==> flow/design.v <==
`timescale 1ns / 1ps
module rise_detect(
    input clk,
    input rst,
    input d,
    output rise
);
reg d_q;
always @(posedge clk) begin
    if(rst)
        d_q <= 0;
    else
        d_q <= d;
end
assign rise = d & ~d_q;
endmodule
`timescale 1ns / 1ps
module divider
#(parameter COUNT = 32'd499)
(
	input clk,
    input rst,
    input en,
    output divided_clk
    );
reg [31:0] count;
reg div_temp;
always @(posedge clk) begin
    if(rst) begin
        count <= 0;
        div_temp <= 0;
    end else if(en) begin
        count <= count + 1;
	    if(count == COUNT)
	    begin
	       count <= 0;
	       div_temp <= ~div_temp;
	    end
    end
end 
assign divided_clk = div_temp;
endmodule
`timescale 1ns / 1ps
module eight_bit_counter
#(parameter COUNT = 5)
(
    input wire clk,
    input wire rst,
    input wire tick,
    input wire reset_count,
    output wire rollover,
    output wire [7:0] count_out
);
reg int_rollover;
reg [7:0] int_count;
always @(posedge clk) begin
    if(rst || reset_count) begin
        int_count <= 0;
        int_rollover <= 0;
    end else if(tick) begin
        if(int_count == COUNT) begin
            int_count <= 0;
            int_rollover <= 1;
        end else begin
            int_count <= int_count + 1;
            int_rollover <= 0;
        end
    end 
end
assign rollover = int_rollover;
assign count_out = int_count;
endmodule
`timescale 1ns / 1ps
module bin_to_decimal(
	input [15:0] B,
	output reg [19:0] bcdout
	);
	reg [35:0] z;
	integer i;
always @(*)
  begin
    for(i = 0; i <= 35; i = i+1)
	z[i] = 0;
    z[18:3] = B;  
    repeat(13)
	 begin
	if(z[19:16] > 4)	
		z[19:16] = z[19:16] + 3;
	if(z[23:20] > 4) 	
		z[23:20] = z[23:20] + 3;
	if(z[27:24] > 4) 	
		z[27:24] = z[27:24] + 3;
	if(z[31:28] > 4) 	
		z[31:28] = z[31:28] + 3;
	if(z[35:32] > 4) 	
		z[35:32] = z[35:32] + 3;
	z[35:1] = z[34:0];
    end      
    bcdout = z[35:16]; 
  end         
endmodule
`timescale 1ns / 1ps
module increment_selector(
input selector,
input in_0,
input in_1,
output signal
    );
reg signal_temp;
always @(*) begin
    if(selector) begin
        signal_temp <= in_0;
    end else begin
        signal_temp <= in_1;
    end
end
assign signal = signal_temp;
endmodule
`timescale 1ns / 1ps
module count_time(
input master_clock,
input rst,
input set_time,
input increment_hours,
input increment_minutes,
output [5:0] raw_value_mins,
output [5:0] raw_value_hrs,
output [7:0] hours_bcd,
output [7:0] minutes_bcd,
output [7:0] seconds_bcd
    );
wire minutes_increment;
wire hours_increment;
wire seconds_ticker;
wire minutes_ticker;
wire hours_ticker;
wire [7:0] seconds_raw_value;
wire [7:0] minutes_raw_value;
wire [7:0] hours_raw_value;
wire seconds_tick;
wire minutes_tick;
wire hours_tick;
assign raw_value_hrs = hours_raw_value[5:0];
assign raw_value_mins = minutes_raw_value[5:0];
divider u1(
.clk(master_clock),
.rst(rst),
.en(1'b1),
.divided_clk(seconds_ticker)
);
rise_detect u1_edge(
.clk(master_clock),
.rst(rst),
.d(seconds_ticker),
.rise(seconds_tick)
);
eight_bit_counter #(.COUNT(59)) u2 (
.clk(master_clock),
.rst(rst),
.tick(seconds_tick),
.reset_count(1'b0),
.rollover(minutes_ticker),
.count_out(seconds_raw_value[7:0])
);
increment_selector u3(
.selector(set_time),
.in_0(increment_minutes),
.in_1(minutes_ticker),
.signal(minutes_increment)
);
rise_detect u3_edge(
.clk(master_clock),
.rst(rst),
.d(minutes_increment),
.rise(minutes_tick)
);
eight_bit_counter #(.COUNT(59)) u4 (
.clk(master_clock),
.rst(rst),
.tick(minutes_tick),
.reset_count(1'b0),
.count_out(minutes_raw_value[7:0]),
.rollover(hours_ticker)
);
increment_selector u5(
.selector(set_time),
.in_0(increment_hours),
.in_1(hours_ticker),
.signal(hours_increment)
);
rise_detect u5_edge(
.clk(master_clock),
.rst(rst),
.d(hours_increment),
.rise(hours_tick)
);
eight_bit_counter #(.COUNT(23)) u6 (
.clk(master_clock),
.rst(rst),
.tick(hours_tick),
.reset_count(1'b0),
.rollover(),
.count_out(hours_raw_value)
);
bin_to_decimal u7(
.B(seconds_raw_value[7:0]),
.bcdout(seconds_bcd)
);
bin_to_decimal u8(
.B(minutes_raw_value[7:0]),
.bcdout(minutes_bcd)
);
bin_to_decimal u9(
.B(hours_raw_value[7:0]),
.bcdout(hours_bcd)
);
endmodule
`timescale 1ns / 1ps
module debounce_button(
input clk,
input rst,
input debounce_in,
output debounce_out
    );
wire q_temp1;
wire q_temp2;
wire q_temp3;
wire q_temp3_bar;
wire slow_clk;
wire slow_tick;
assign q_temp3_bar = ~q_temp3;
assign debounce_out = q_temp3_bar & q_temp2;
d_flipflop u1(
.clk(clk),
.rst(rst),
.en(slow_tick),
.D(debounce_in),
.Q(q_temp1)
);
d_flipflop u2(
.clk(clk),
.rst(rst),
.en(slow_tick),
.D(q_temp1),
.Q(q_temp2)
);
d_flipflop u3(
.clk(clk),
.rst(rst),
.en(slow_tick),
.D(q_temp2),
.Q(q_temp3)
);
divider #(.COUNT(32'd15)) u4(
.clk(clk),
.rst(rst),
.en(1'b1),
.divided_clk(slow_clk)
);
rise_detect u4_edge(
.clk(clk),
.rst(rst),
.d(slow_clk),
.rise(slow_tick)
);
endmodule
module d_flipflop(
input clk,
input rst,
input en,
input D,
output reg Q
);
always @(posedge clk)begin
    if(rst)
        Q <= 0;
    else if(en)
        Q <= D;
end
endmodule
`timescale 1ns / 1ps
module set_time(
input master_clk,
input rst,
input change_selection,
input increment_selection,
output reg set_minutes,
output reg set_hours
    );
reg previous_change_selection_state;
reg previous_increment_selection_state;
reg mode;
always @(posedge master_clk) begin
    if(rst) begin
        mode <= 0;
        previous_change_selection_state <= 0;
    end else if(change_selection && !previous_change_selection_state) begin
        mode <= ~mode;
        previous_change_selection_state <= 1;
    end else if (!change_selection && previous_change_selection_state) begin
        mode <= mode;
        previous_change_selection_state <= 0;
    end else begin
        mode <= mode;
        previous_change_selection_state <= previous_change_selection_state;
    end
end
always @(posedge master_clk) begin
    if(rst) begin
        set_minutes <= 0;
        set_hours <= 0;
        previous_increment_selection_state <= 0;
    end else if(increment_selection && (!previous_increment_selection_state)) begin
        if(mode) begin
             set_minutes <= 1;
             set_hours <= 0;         
        end else begin
             set_minutes <= 0;
             set_hours <= 1;   
        end
        previous_increment_selection_state <= 1;
    end else if(!increment_selection && previous_increment_selection_state) begin
        set_minutes <= 0;
        set_hours <= 0; 
        previous_increment_selection_state <= 0;
    end else begin
        set_minutes <= 0;
        set_hours <= 0; 
        previous_increment_selection_state <= previous_increment_selection_state;
    end    
end    
endmodule
`timescale 1ns / 1ps
module stopwatch(
input master_clock,
input rst,
input enable,
input trigger,
input reset,
output [7:0] seconds_bcd,
output [7:0] milliseconds_bcd
    );
reg master_clock_mux;
reg trigger_enable;
reg previous_state;
wire milliseconds_tick;
wire seconds_tick;
wire milliseconds_ticker;
wire seconds_ticker;
wire [7:0] milliseconds_raw_value;
wire [7:0] seconds_raw_value;
always @(posedge master_clock) begin
    if(rst) begin
        trigger_enable <= 0;
        previous_state <= 0;
    end else if(trigger && !previous_state) begin
        trigger_enable <= ~trigger_enable;
        previous_state <= 1;
    end else if (!trigger && previous_state) begin
        trigger_enable <= trigger_enable;
        previous_state <= 0;
    end else begin
        trigger_enable <= trigger_enable;
        previous_state <= previous_state;
    end
end
always @(*) begin
    if(enable && trigger_enable) begin
        master_clock_mux = 1'b1;
    end
    else begin
        master_clock_mux = 1'b0;
    end
end
divider #(.COUNT(32'd4)) u1(
.clk(master_clock),
.rst(rst),
.en(master_clock_mux),
.divided_clk(milliseconds_ticker)
);
rise_detect u1_edge(
.clk(master_clock),
.rst(rst),
.d(milliseconds_ticker),
.rise(milliseconds_tick)
);
eight_bit_counter #(.COUNT(99)) u2 (
.clk(master_clock),
.rst(rst),
.tick(milliseconds_tick),
.reset_count(reset),
.count_out(milliseconds_raw_value[7:0]),
.rollover(seconds_ticker)
);
rise_detect u2_edge(
.clk(master_clock),
.rst(rst),
.d(seconds_ticker),
.rise(seconds_tick)
);
eight_bit_counter #(.COUNT(99)) u3 (
.clk(master_clock),
.rst(rst),
.tick(seconds_tick),
.rollover(),
.reset_count(reset),
.count_out(seconds_raw_value[7:0])
);
bin_to_decimal u4(
.B(milliseconds_raw_value[7:0]),
.bcdout(milliseconds_bcd)
);
bin_to_decimal u5(
.B(seconds_raw_value[7:0]),
.bcdout(seconds_bcd)
);
endmodule
`timescale 1ns / 1ps
module alarm(
input [5:0] alarm_mins,
input [5:0] alarm_hours,
input [5:0] mins_value,
input [5:0] hours_value,
output reg [15:0] flash
    );
always @(*) begin
    if((mins_value == alarm_mins) && (hours_value == alarm_hours)) begin
        flash <= 16'b1111111111111111;
    end else begin
        flash <= 0;
    end
end    
endmodule
`timescale 1ns / 1ps
module converter(
input [1:0] converter_input,
output reg [3:0] converter_output
    );
always @(*) begin
    case(converter_input)
        2'b00 : converter_output <= 4'b0001;
        2'b01 : converter_output <= 4'b0010;
        2'b10 : converter_output <= 4'b0100;
        default : converter_output <= 4'b1000;
    endcase
end   
endmodule
`timescale 1ns / 1ps
module mux
(
input selector,
input [15:0] group0,
input [15:0] group1,
output [15:0] group_out
);
reg [15:0] group_temp;    
assign group_out[15:0] = group_temp[15:0];  
always @(*) begin
    if(selector == 0) begin
        group_temp[15:0] <= group0[15:0];
    end
    else begin
        group_temp[15:0] <= group1[15:0];
    end
end    
endmodule
`timescale 1ns / 1ps
module display_demux(
input [1:0] mode,
input [15:0] clock_module_bcd,
input [15:0] stop_watch_bcd,
input [15:0] set_alarm_bcd,
output reg [15:0] output_bcd
);
always @(*) begin
    case(mode)
        2'b00 : output_bcd <= clock_module_bcd;
        2'b01 : output_bcd <= stop_watch_bcd;
        2'b10 : output_bcd <= clock_module_bcd;
        default : output_bcd <= set_alarm_bcd;
    endcase
end
endmodule
`timescale 1ns / 1ps
module seg7decimal(
	 input [15:0] x,
    input clk,
    input rst,
    input clr,
    output reg [6:0] a_to_g,
    output reg [3:0] an,
    output wire dp 
	 );
wire [1:0] s;	 
reg [3:0] digit;
wire [3:0] aen;
reg [3:0] clkdiv;
assign dp = 1;
assign s = clkdiv[3:2];
assign aen = 4'b1111;  
always @(posedge clk) 
	if (rst) digit <= 4'd0; else
	case(s)
	0:digit <= x[3:0];  
	1:digit <= x[7:4];  
	2:digit <= x[11:8];  
	3:digit <= x[15:12];  
	default:digit <= x[3:0];
	endcase
	always @(*)
case(digit)
0:a_to_g = 7'b1000000; 
1:a_to_g = 7'b1111001; 
2:a_to_g = 7'b0100100; 
3:a_to_g = 7'b0110000; 
4:a_to_g = 7'b0011001; 
5:a_to_g = 7'b0010010; 
6:a_to_g = 7'b0000010; 
7:a_to_g = 7'b1111000; 
8:a_to_g = 7'b0000000; 
9:a_to_g = 7'b0010000; 
'hA:a_to_g = 7'b0111111;  
'hB:a_to_g = 7'b1111111;  
'hC:a_to_g = 7'b1110111;
default: a_to_g = 7'b0000000;  
endcase
always @(*)begin
an=4'b1111;
if(aen[s] == 1)
an[s] = 0;
end
always @(posedge clk) begin
if ( clr == 1 || rst == 1)
clkdiv <= 0;
else
clkdiv <= clkdiv+1;
end
endmodule
`timescale 1ns / 1ps
 module Basys3_Abacus_Top(
	 input clk,
	 input rst,
    input btnC,
    input btnR,
    input btnU,
    input [15:0] sw,
     output [6:0] seg,
     output dp,
     output [3:0] an,
     output [15:0] led
 );
wire[15:0] seven_seg_input;
wire[15:0] clock_module_mux_output;
wire[15:0] joiner;
wire [7:0] hours_bcd;
wire [7:0] minutes_bcd;
wire [7:0] seconds_bcd;
wire [7:0] stopwatch_ms_bcd;
wire [7:0] stopwatch_s_bcd;
wire clock_mode;
wire stop_watch_mode;
wire set_time_mode;
wire set_alarm_mode;
wire set_time_inc_mins;
wire set_time_inc_hours;
wire [5:0] raw_value_mins;
wire [5:0] raw_value_hrs;
wire btnC_debounced;
wire btnU_debounced;
wire btnR_debounced;
debounce_button u_btnc(
.clk(clk),
.rst(rst),
.debounce_in(btnC),
.debounce_out(btnC_debounced)
);
debounce_button u_btnu(
.clk(clk),
.rst(rst),
.debounce_in(btnU),
.debounce_out(btnU_debounced)
);
debounce_button u_btnR(
.clk(clk),
.rst(rst),
.debounce_in(btnR),
.debounce_out(btnR_debounced)
);
converter u_mode(
.converter_input({sw[1],sw[0]}),
.converter_output({set_alarm_mode, set_time_mode, stop_watch_mode, clock_mode})
);
alarm u_alarm(
.alarm_mins(sw[9:4]),
.alarm_hours(sw[15:10]),
.mins_value(raw_value_mins),
.hours_value(raw_value_hrs),
.flash(led)
);
count_time u1(
.master_clock(clk),
.rst(rst),
.set_time(set_time_mode),
.increment_hours(set_time_inc_hours),
.increment_minutes(set_time_inc_mins),
.raw_value_mins(raw_value_mins),
.raw_value_hrs(raw_value_hrs),
.hours_bcd(hours_bcd),
.minutes_bcd(minutes_bcd),
.seconds_bcd(seconds_bcd)
);
mux u2(
.selector(btnC),
.group0({hours_bcd[7:0], minutes_bcd[7:0]}),
.group1(seconds_bcd[7:0]),
.group_out(clock_module_mux_output[15:0])
);
stopwatch u3
(
.master_clock(clk),
.rst(rst),
.enable(stop_watch_mode),
.trigger(btnC_debounced),
.reset(btnR_debounced),
.seconds_bcd(stopwatch_s_bcd),
.milliseconds_bcd(stopwatch_ms_bcd)
);
set_time u_set_time(
.master_clk(clk),
.rst(rst),
.change_selection(btnR_debounced),
.increment_selection(btnU_debounced),
.set_minutes(set_time_inc_mins),
.set_hours(set_time_inc_hours)
    );
display_demux u_display_demux(
.mode({sw[1],sw[0]}),
.clock_module_bcd(clock_module_mux_output),
.stop_watch_bcd({stopwatch_s_bcd, stopwatch_ms_bcd}),
.set_alarm_bcd(16'd0),
.output_bcd(seven_seg_input)
);
seg7decimal u5 (
.x(seven_seg_input[15:0]),
.clk(clk),
.rst(rst),
.clr(1'b0),
.a_to_g(seg),
.an(an),
.dp(dp)
);
endmodule
Tool chain data of Basys3_Abacus_Top
What the tools print for Basys3_Abacus_Top, step after step.
Lines are those of the file above, counted from 1.
Cell names lack the library's common part.
{"block": "setup", "design": "Basys3_Abacus_Top", "clk_port": "clk", "library": "sky130hd", "lib_corner": "tt_025C_1v80"}

After elaboration
Counts by Yosys on the flattened word-level netlist (proc, flatten, opt, wreduce; memories kept). Print and check cells are left out.
Memory sizes are those after Yosys's memory passes, which may raise the word count (mostly to a power of two), join words into wider ones and drop unused or constant bits.
{"block": "bits", "register_bits": 236, "romBits": 112, "clocked_rd_ports_x_width": 7, "memories": 1, "inputBits": 21, "output_inout_bits": 28, "elab_cells": 357}
{"block": "classes", "addsub": 77, "n_cmp": 65, "n_eq": 17, "shifts": 3, "muxes": 92, "n_logic": 32, "reduce_logical": 27}
{"block": "memory_table", "name": "(no name shown)", "words": 16, "width": 7, "rd": 1, "write_ports": 0, "line": 511, "rtl": "case(digit)"}
{"block": "ops", "op": "4-bit by 3-bit > comparator with 1-bit output with constant B", "count": 55}
{"block": "ops", "op": "32-bit by 1-bit adder with 32-bit output with constant B", "count": 5}
{"block": "ops", "op": "4-bit two-way mux", "count": 32}
{"block": "ops", "op": "4-bit by 2-bit adder with 4-bit output with constant B", "count": 30}
{"block": "ops", "op": "3-bit two-way mux", "count": 35}
{"block": "ops", "op": "32-bit by 4-bit equality test with 1-bit output with constant B", "count": 3}
{"block": "ops", "op": "3-bit by 2-bit adder with 3-bit output with constant B", "count": 25}
{"block": "ops", "op": "8-bit by 1-bit adder with 8-bit output with constant B", "count": 5}
{"block": "ops", "op": "8-bit two-way mux", "count": 5}
{"block": "ops", "op": "32-bit by 3-bit equality test with 1-bit output with constant B", "count": 1}
{"block": "ops", "op": "32-bit by 9-bit equality test with 1-bit output with constant B", "count": 1}
{"block": "ops", "op": "16-bit case mux with 2-bit select", "count": 1}
{"block": "ops", "op": "32-bit two-way mux", "count": 1}
{"block": "ops", "op": "16-bit two-way mux", "count": 2}
{"block": "ops", "op": "1-bit NOT", "count": 19}
{"block": "ops", "op": "8-bit by 6-bit equality test with 1-bit output with constant B", "count": 2}
{"block": "ops", "op": "8-bit by 7-bit equality test with 1-bit output with constant B", "count": 2}
{"block": "ops", "op": "4-bit case mux with 4-bit select", "count": 1}
{"block": "ops", "op": "1-bit by 2-bit adder with 3-bit output with constant A and B", "count": 5}
{"block": "ops", "op": "1-bit by 2-bit adder with 3-bit output with constant B", "count": 5}
{"block": "ops", "op": "1-bit by 3-bit > comparator with 1-bit output with constant A and B", "count": 5}
{"block": "ops", "op": "1-bit by 3-bit > comparator with 1-bit output with constant B", "count": 5}
{"block": "ops", "op": "1-bit two-way mux", "count": 14}
{"block": "ops", "op": "2-bit OR reduction", "count": 6}
{"block": "ops", "op": "6-bit equality test", "count": 2}
{"block": "ops", "op": "1-bit AND", "count": 11}
{"block": "ops", "op": "3-bit case mux with 3-bit select", "count": 1}
{"block": "ops", "op": "1-bit logical AND", "count": 8}
Not listed: further kinds 14, cells in them 26.

Depth
Longest topological path by Yosys (ltp), each cell counted once; first at word level (registers and memories cut), then after technology mapping (sequential cells cut; the memories' decode and read muxes count).
{"block": "logic_depth", "word_depth": 18, "abc_area": 0, "depth_mapped": 30, "ltp_nobuf": 30}

Synthesis result
Yosys stat after the flow's synthesis: flattened, memories mapped to cells. It holds for the ABC_AREA given above (unset counts as 0); a run with the other value may have another netlist.
{"block": "mapped", "cell_count": 2037, "synth_area_um2": 16090.4, "sequential_area_um2": 4864.7, "ffs": 243, "buffers": 109}
{"block": "types", "cell_type": "dfxtp_1", "count": 243, "area_total_um2": 4.86E+03}
{"block": "types", "cell_type": "nor2_1", "count": 318, "area_total_um2": 1.19E+03}
{"block": "types", "cell_type": "ha_1", "count": 81, "area_total_um2": 1.01E+03}
{"block": "types", "cell_type": "xor2_1", "count": 112, "area_total_um2": 980.941}
{"block": "types", "cell_type": "xnor2_1", "count": 100, "area_total_um2": 875.84}
{"block": "types", "cell_type": "nand2_1", "count": 134, "area_total_um2": 502.982}
{"block": "types", "cell_type": "nand3_1", "count": 94, "area_total_um2": 470.451}
{"block": "types", "cell_type": "mux2i_1", "count": 41, "area_total_um2": 410.394}
{"block": "types", "cell_type": "a21oi_1", "count": 77, "area_total_um2": 385.37}
{"block": "types", "cell_type": "nand4_1", "count": 56, "area_total_um2": 350.336}
{"block": "types", "cell_type": "o21ai_0", "count": 60, "area_total_um2": 300.288}
{"block": "types", "cell_type": "clkbuf_1", "count": 77, "area_total_um2": 289.027}
{"block": "types", "cell_type": "inv_1", "count": 76, "area_total_um2": 285.274}
{"block": "types", "cell_type": "and3_1", "count": 45, "area_total_um2": 281.52}
{"block": "types", "cell_type": "nor4_1", "count": 45, "area_total_um2": 281.52}
{"block": "types", "cell_type": "nor3_1", "count": 41, "area_total_um2": 205.197}
{"block": "types", "cell_type": "nand2b_1", "count": 29, "area_total_um2": 181.424}
{"block": "types", "cell_type": "nor2b_1", "count": 27, "area_total_um2": 168.912}
Other cell types: 83; their cells: 381.
The figures by module come from a second, unflattened synthesis with its own total; it is not the netlist above.
{"block": "unflattened", "cells_unflattened": 5422, "area_unflattened_um2": 39995.9}
Each row is one instance without its submodules.
{"block": "modules", "mod": "bin_to_decimal", "n_inst": 5, "cells": 794, "mod_area_um2": 5398.9, "seq_area_um2": 0.0}
{"block": "modules", "mod": "divider #(COUNT=15)", "n_inst": 3, "cells": 187, "mod_area_um2": 1612.8, "seq_area_um2": 660.6}
{"block": "modules", "mod": "divider #(COUNT=4)", "n_inst": 1, "cells": 203, "mod_area_um2": 1711.6, "seq_area_um2": 660.6}
{"block": "modules", "mod": "divider", "n_inst": 1, "cells": 190, "mod_area_um2": 1627.8, "seq_area_um2": 660.6}
{"block": "modules", "mod": "eight_bit_counter #(COUNT=99)", "n_inst": 2, "cells": 47, "mod_area_um2": 435.4, "seq_area_um2": 180.2}
{"block": "modules", "mod": "eight_bit_counter #(COUNT=59)", "n_inst": 2, "cells": 47, "mod_area_um2": 434.2, "seq_area_um2": 180.2}
{"block": "modules", "mod": "seg7decimal", "n_inst": 1, "cells": 70, "mod_area_um2": 749.5, "seq_area_um2": 220.2}
{"block": "modules", "mod": "eight_bit_counter #(COUNT=23)", "n_inst": 1, "cells": 45, "mod_area_um2": 406.6, "seq_area_um2": 180.2}
{"block": "modules", "mod": "rise_detect", "n_inst": 8, "cells": 3, "mod_area_um2": 47.5, "seq_area_um2": 20.0}
{"block": "modules", "mod": "display_demux", "n_inst": 1, "cells": 53, "mod_area_um2": 345.3, "seq_area_um2": 0.0}
{"block": "modules", "mod": "d_flipflop", "n_inst": 9, "cells": 3, "mod_area_um2": 33.8, "seq_area_um2": 20.0}
{"block": "modules", "mod": "mux", "n_inst": 1, "cells": 18, "mod_area_um2": 249.0, "seq_area_um2": 0.0}
{"block": "modules", "mod": "alarm", "n_inst": 1, "cells": 31, "mod_area_um2": 246.5, "seq_area_um2": 0.0}
{"block": "modules", "mod": "set_time", "n_inst": 1, "cells": 17, "mod_area_um2": 190.2, "seq_area_um2": 100.1}
Modules not listed: 6.

Path before layout
Path of least setup slack by OpenSTA after synthesis, without wires, with an ideal clock, recovery checks aside; 20% of the period is set as input and as output delay. Where synthesis merged equal registers, the netlist keeps one of their names.
{"block": "synth_timing", "path_type": "reg-to-reg", "startpoint": "register u3.u2.int_count[5]", "endpoint": "register (name not given)", "period_ps": 10000, "setup_ps": 72, "t_first_pin_ps": 0, "t_arrival_ps": 5614, "required_time_ps": 9928, "setup_slack_ps": 4314, "path_delay_ps": 5686, "driving_pins": 31, "path_buffers": 0, "synth_period_reached_ps": 5686}
"path_delay_ps" = arrival - input delay + setup time.
"driving_pins": output pins that drive a net of the path, with the launching flip-flop's if there is one; two outputs of one cell count as two.
"synth_period_reached_ps" = period - worst setup slack (recovery checks aside). The figure is calculated, with input and output delays left at 20% of the set period.
Between the ends stands the longest chain of elaborated cells between them, by number of cells; it is not shown to be the way that was timed. Of several equally long chains one is given.
A line is the first line of the expression or statement that the cell stems from. Yosys adds cells for indexed reads and writes and turns some case tables into memories.
A register here has more assigning lines than the two given.
{"block": "synth_via", "path_cell_list": "dfxtp_1 > inv_1 > ha_1 > inv_1 > ha_1 > xnor2_1 > ha_1 > or4_1 > and3_1 > inv_1 > ha_1 > a21oi_1 > o21a_1 > or2_2 > ha_1 > and3_1 > a32oi_1 > nand2_1 > a211o_1 > ha_1 > nor3b_1 > nor2_1 > o31a_1 > xor2_1 > a21oi_1 > a21oi_1 > nand3_1 > inv_1 > ha_1 > mux2_2 > mux2i_1", "elab_chain_len": 13, "cone_cells": 30, "cone_lines": 6, "classes_between": "add/sub (9); compare (9); mux (12)"}
{"block": "synth_lines", "element": "start: declaration", "line": 55, "rtl": "reg [7:0] int_count;"}
{"block": "synth_lines", "element": "start: assignment", "line": 58, "rtl": "int_count <= 0;"}
{"block": "synth_lines", "element": "start: assignment", "line": 65, "rtl": "int_count <= int_count + 1;"}
{"block": "synth_lines", "element": "4-bit by 2-bit adder with 4-bit output", "line": 88, "rtl": "z[19:16] = z[19:16] + 3;"}
{"block": "synth_lines", "element": "4-bit two-way mux", "line": 87, "rtl": "if(z[19:16] > 4)"}
{"block": "synth_lines", "element": "4-bit by 3-bit > comparator with 1-bit output", "line": 87}
{"block": "synth_lines", "element": "4-bit two-way mux", "line": 87}
{"block": "synth_lines", "element": "4-bit by 3-bit > comparator with 1-bit output", "line": 87}
{"block": "synth_lines", "element": "4-bit two-way mux", "line": 87}
{"block": "synth_lines", "element": "4-bit by 3-bit > comparator with 1-bit output", "line": 87}
{"block": "synth_lines", "element": "4-bit two-way mux", "line": 87}
{"block": "synth_lines", "element": "4-bit by 2-bit adder with 4-bit output", "line": 88}
{"block": "synth_lines", "element": "4-bit two-way mux", "line": 87}
{"block": "synth_lines", "element": "16-bit case mux with 2-bit select", "line": 476, "rtl": "case(mode)"}
{"block": "synth_lines", "element": "4-bit case mux with 4-bit select", "line": 503, "rtl": "case(s)"}
{"block": "synth_lines", "element": "4-bit two-way mux"}

Path in the finished layout
From the final timing report of job 1: the path of least setup slack in the routed layout; clock arrival at registers is part of the times.
The report prints the path's times to 10 ps; the period is as set.
{"block": "layout_timing", "path_type": "reg-to-reg", "startpoint": "register u3.u2.int_count[5]", "endpoint": "register (name not given)", "period_ps": 3850, "setup_ps": 70, "t_first_pin_ps": 560, "t_arrival_ps": 5720, "required_time_ps": 4340, "setup_slack_ps": -1380, "driving_pins": 31, "path_buffers": 0}
Between the ends stands the longest chain of elaborated cells between them, by number of cells; it is not shown to be the way that was timed. Of several equally long chains one is given.
A register here has more assigning lines than the two given.
{"block": "layout_via", "path_cell_list": "dfxtp_4 > inv_4 > ha_4 > inv_4 > ha_4 > xnor2_4 > ha_4 > or4_4 > and3_4 > inv_4 > ha_4 > a21oi_2 > o21a_1 > or2_4 > ha_4 > and3_4 > a32oi_2 > nand2_2 > a211o_1 > ha_2 > nor3b_2 > nor2_1 > o31a_1 > xor2_1 > a21oi_2 > a21oi_2 > nand3_2 > inv_2 > ha_1 > mux2_2 > mux2i_1", "elab_chain_len": 13, "cone_cells": 30, "cone_lines": 6, "classes_between": "add/sub (9); compare (9); mux (12)"}
{"block": "layout_lines", "element": "start: declaration", "line": 55, "rtl": "reg [7:0] int_count;"}
{"block": "layout_lines", "element": "start: assignment", "line": 58, "rtl": "int_count <= 0;"}
{"block": "layout_lines", "element": "start: assignment", "line": 65, "rtl": "int_count <= int_count + 1;"}
{"block": "layout_lines", "element": "4-bit by 2-bit adder with 4-bit output", "line": 88, "rtl": "z[19:16] = z[19:16] + 3;"}
{"block": "layout_lines", "element": "4-bit two-way mux", "line": 87, "rtl": "if(z[19:16] > 4)"}
{"block": "layout_lines", "element": "4-bit by 3-bit > comparator with 1-bit output", "line": 87}
{"block": "layout_lines", "element": "4-bit two-way mux", "line": 87}
{"block": "layout_lines", "element": "4-bit by 3-bit > comparator with 1-bit output", "line": 87}
{"block": "layout_lines", "element": "4-bit two-way mux", "line": 87}
{"block": "layout_lines", "element": "4-bit by 3-bit > comparator with 1-bit output", "line": 87}
{"block": "layout_lines", "element": "4-bit two-way mux", "line": 87}
{"block": "layout_lines", "element": "4-bit by 2-bit adder with 4-bit output", "line": 88}
{"block": "layout_lines", "element": "4-bit two-way mux", "line": 87}
{"block": "layout_lines", "element": "16-bit case mux with 2-bit select", "line": 476, "rtl": "case(mode)"}
{"block": "layout_lines", "element": "4-bit case mux with 4-bit select", "line": 503, "rtl": "case(s)"}
{"block": "layout_lines", "element": "4-bit two-way mux"}

Subject: flow runs of Basys3_Abacus_Top

Hi,

3 stored runs of Basys3_Abacus_Top in the flow (synthesis by Yosys, layout by OpenROAD, sky130hd cells), in arbitrary order. Constraints: input delay and output delay 20% of the set period each, output load 0.01 pF.
"achievedPeriod_ps" means the clock period less the worst setup slack. The figure is calculated, with input and output delays left at 20% of the set period.
"worst_setup_path_time_ps" means the part of the period allowed to the worst setup path (the constraints hold back 20% at inputs and 20% at outputs) less its slack; where the path has registers, the arrival times of their clocks count too.
"totalPower_mw" rests on the timing tool's default activity at the inputs, not on a simulated workload.
"worst_setup_path_time_ps" is known to 10 ps.

{"run": "job 1", "settings": { "CORE_UTILIZATION": 31, "CTS_CLUSTER_SIZE": 44, "MAX_ROUTING_LAYER": "met5", "PLACE_DENSITY_LB_ADDON": 0.12, "SETUP_SLACK_MARGIN": 0.23, "period_ns": 3.85, "CAP_MARGIN": 20, "CORE_MARGIN": 2, "SLEW_MARGIN": 20 }, "results": { "yosys.chip_area_um2": 16090.4, "final_cell_area_um2": 21002.6, "worst_setup_path_time_ps": 5230, "critical_path_type": "reg-to-reg", "timing.hold.ws_ps": 440, "dieArea_um2": 53742.8, "final_util_pct": 40.9, "tns_setup_ps": -9362, "worst_setup_slack_ps": -1384, "achievedPeriod_ps": 5234, "totalPower_mw": 5.512 }}
{"run": "job 2", "settings": { "ABC_AREA": 0, "CELL_PAD_IN_SITES_DETAIL_PLACEMENT": 2, "CORE_ASPECT_RATIO": 1.91, "CORE_MARGIN": 4, "CORE_UTILIZATION": 41, "CTS_CLUSTER_DIAMETER": 132, "GPL_TIMING_DRIVEN": 0, "MAX_ROUTING_LAYER": "met5", "PLACE_DENSITY_LB_ADDON": 0.18, "SETUP_SLACK_MARGIN": 0.7, "TNS_END_PERCENT": 50, "period_ns": 8.14, "CAP_MARGIN": 20, "SLEW_MARGIN": 20 }, "results": { "dieArea_um2": 42645.3, "tns_setup_ps": 0, "worst_setup_path_time_ps": 7120, "critical_path_type": "reg-to-reg", "yosys.chip_area_um2": 16090.4, "final_cell_area_um2": 18039.8, "totalPower_mw": 2.573, "worst_setup_slack_ps": 1018, "achievedPeriod_ps": 7122, "timing.hold.ws_ps": 466, "final_util_pct": 46.4 }}
{"run": "job 3", "settings": { "ABC_AREA": 1, "CELL_PAD_IN_SITES_GLOBAL_PLACEMENT": 1, "CORE_MARGIN": 4, "CORE_UTILIZATION": 40, "CTS_CLUSTER_SIZE": 72, "GPL_TIMING_DRIVEN": 0, "SETUP_SLACK_MARGIN": -0.6, "SLEW_MARGIN": 35, "TNS_END_PERCENT": 35, "period_ns": 10.0, "CAP_MARGIN": 20 }, "results": { "totalPower_mw": 2.342, "achievedPeriod_ps": 6317, "dieArea_um2": 41618.0, "worst_setup_slack_ps": 3683, "worst_setup_path_time_ps": 2320, "critical_path_type": "input-to-output", "yosys.chip_area_um2": 15367.2, "final_util_pct": 46.8, "final_cell_area_um2": 17650.7, "timing.hold.ws_ps": 437, "tns_setup_ps": 0 }}

Regards
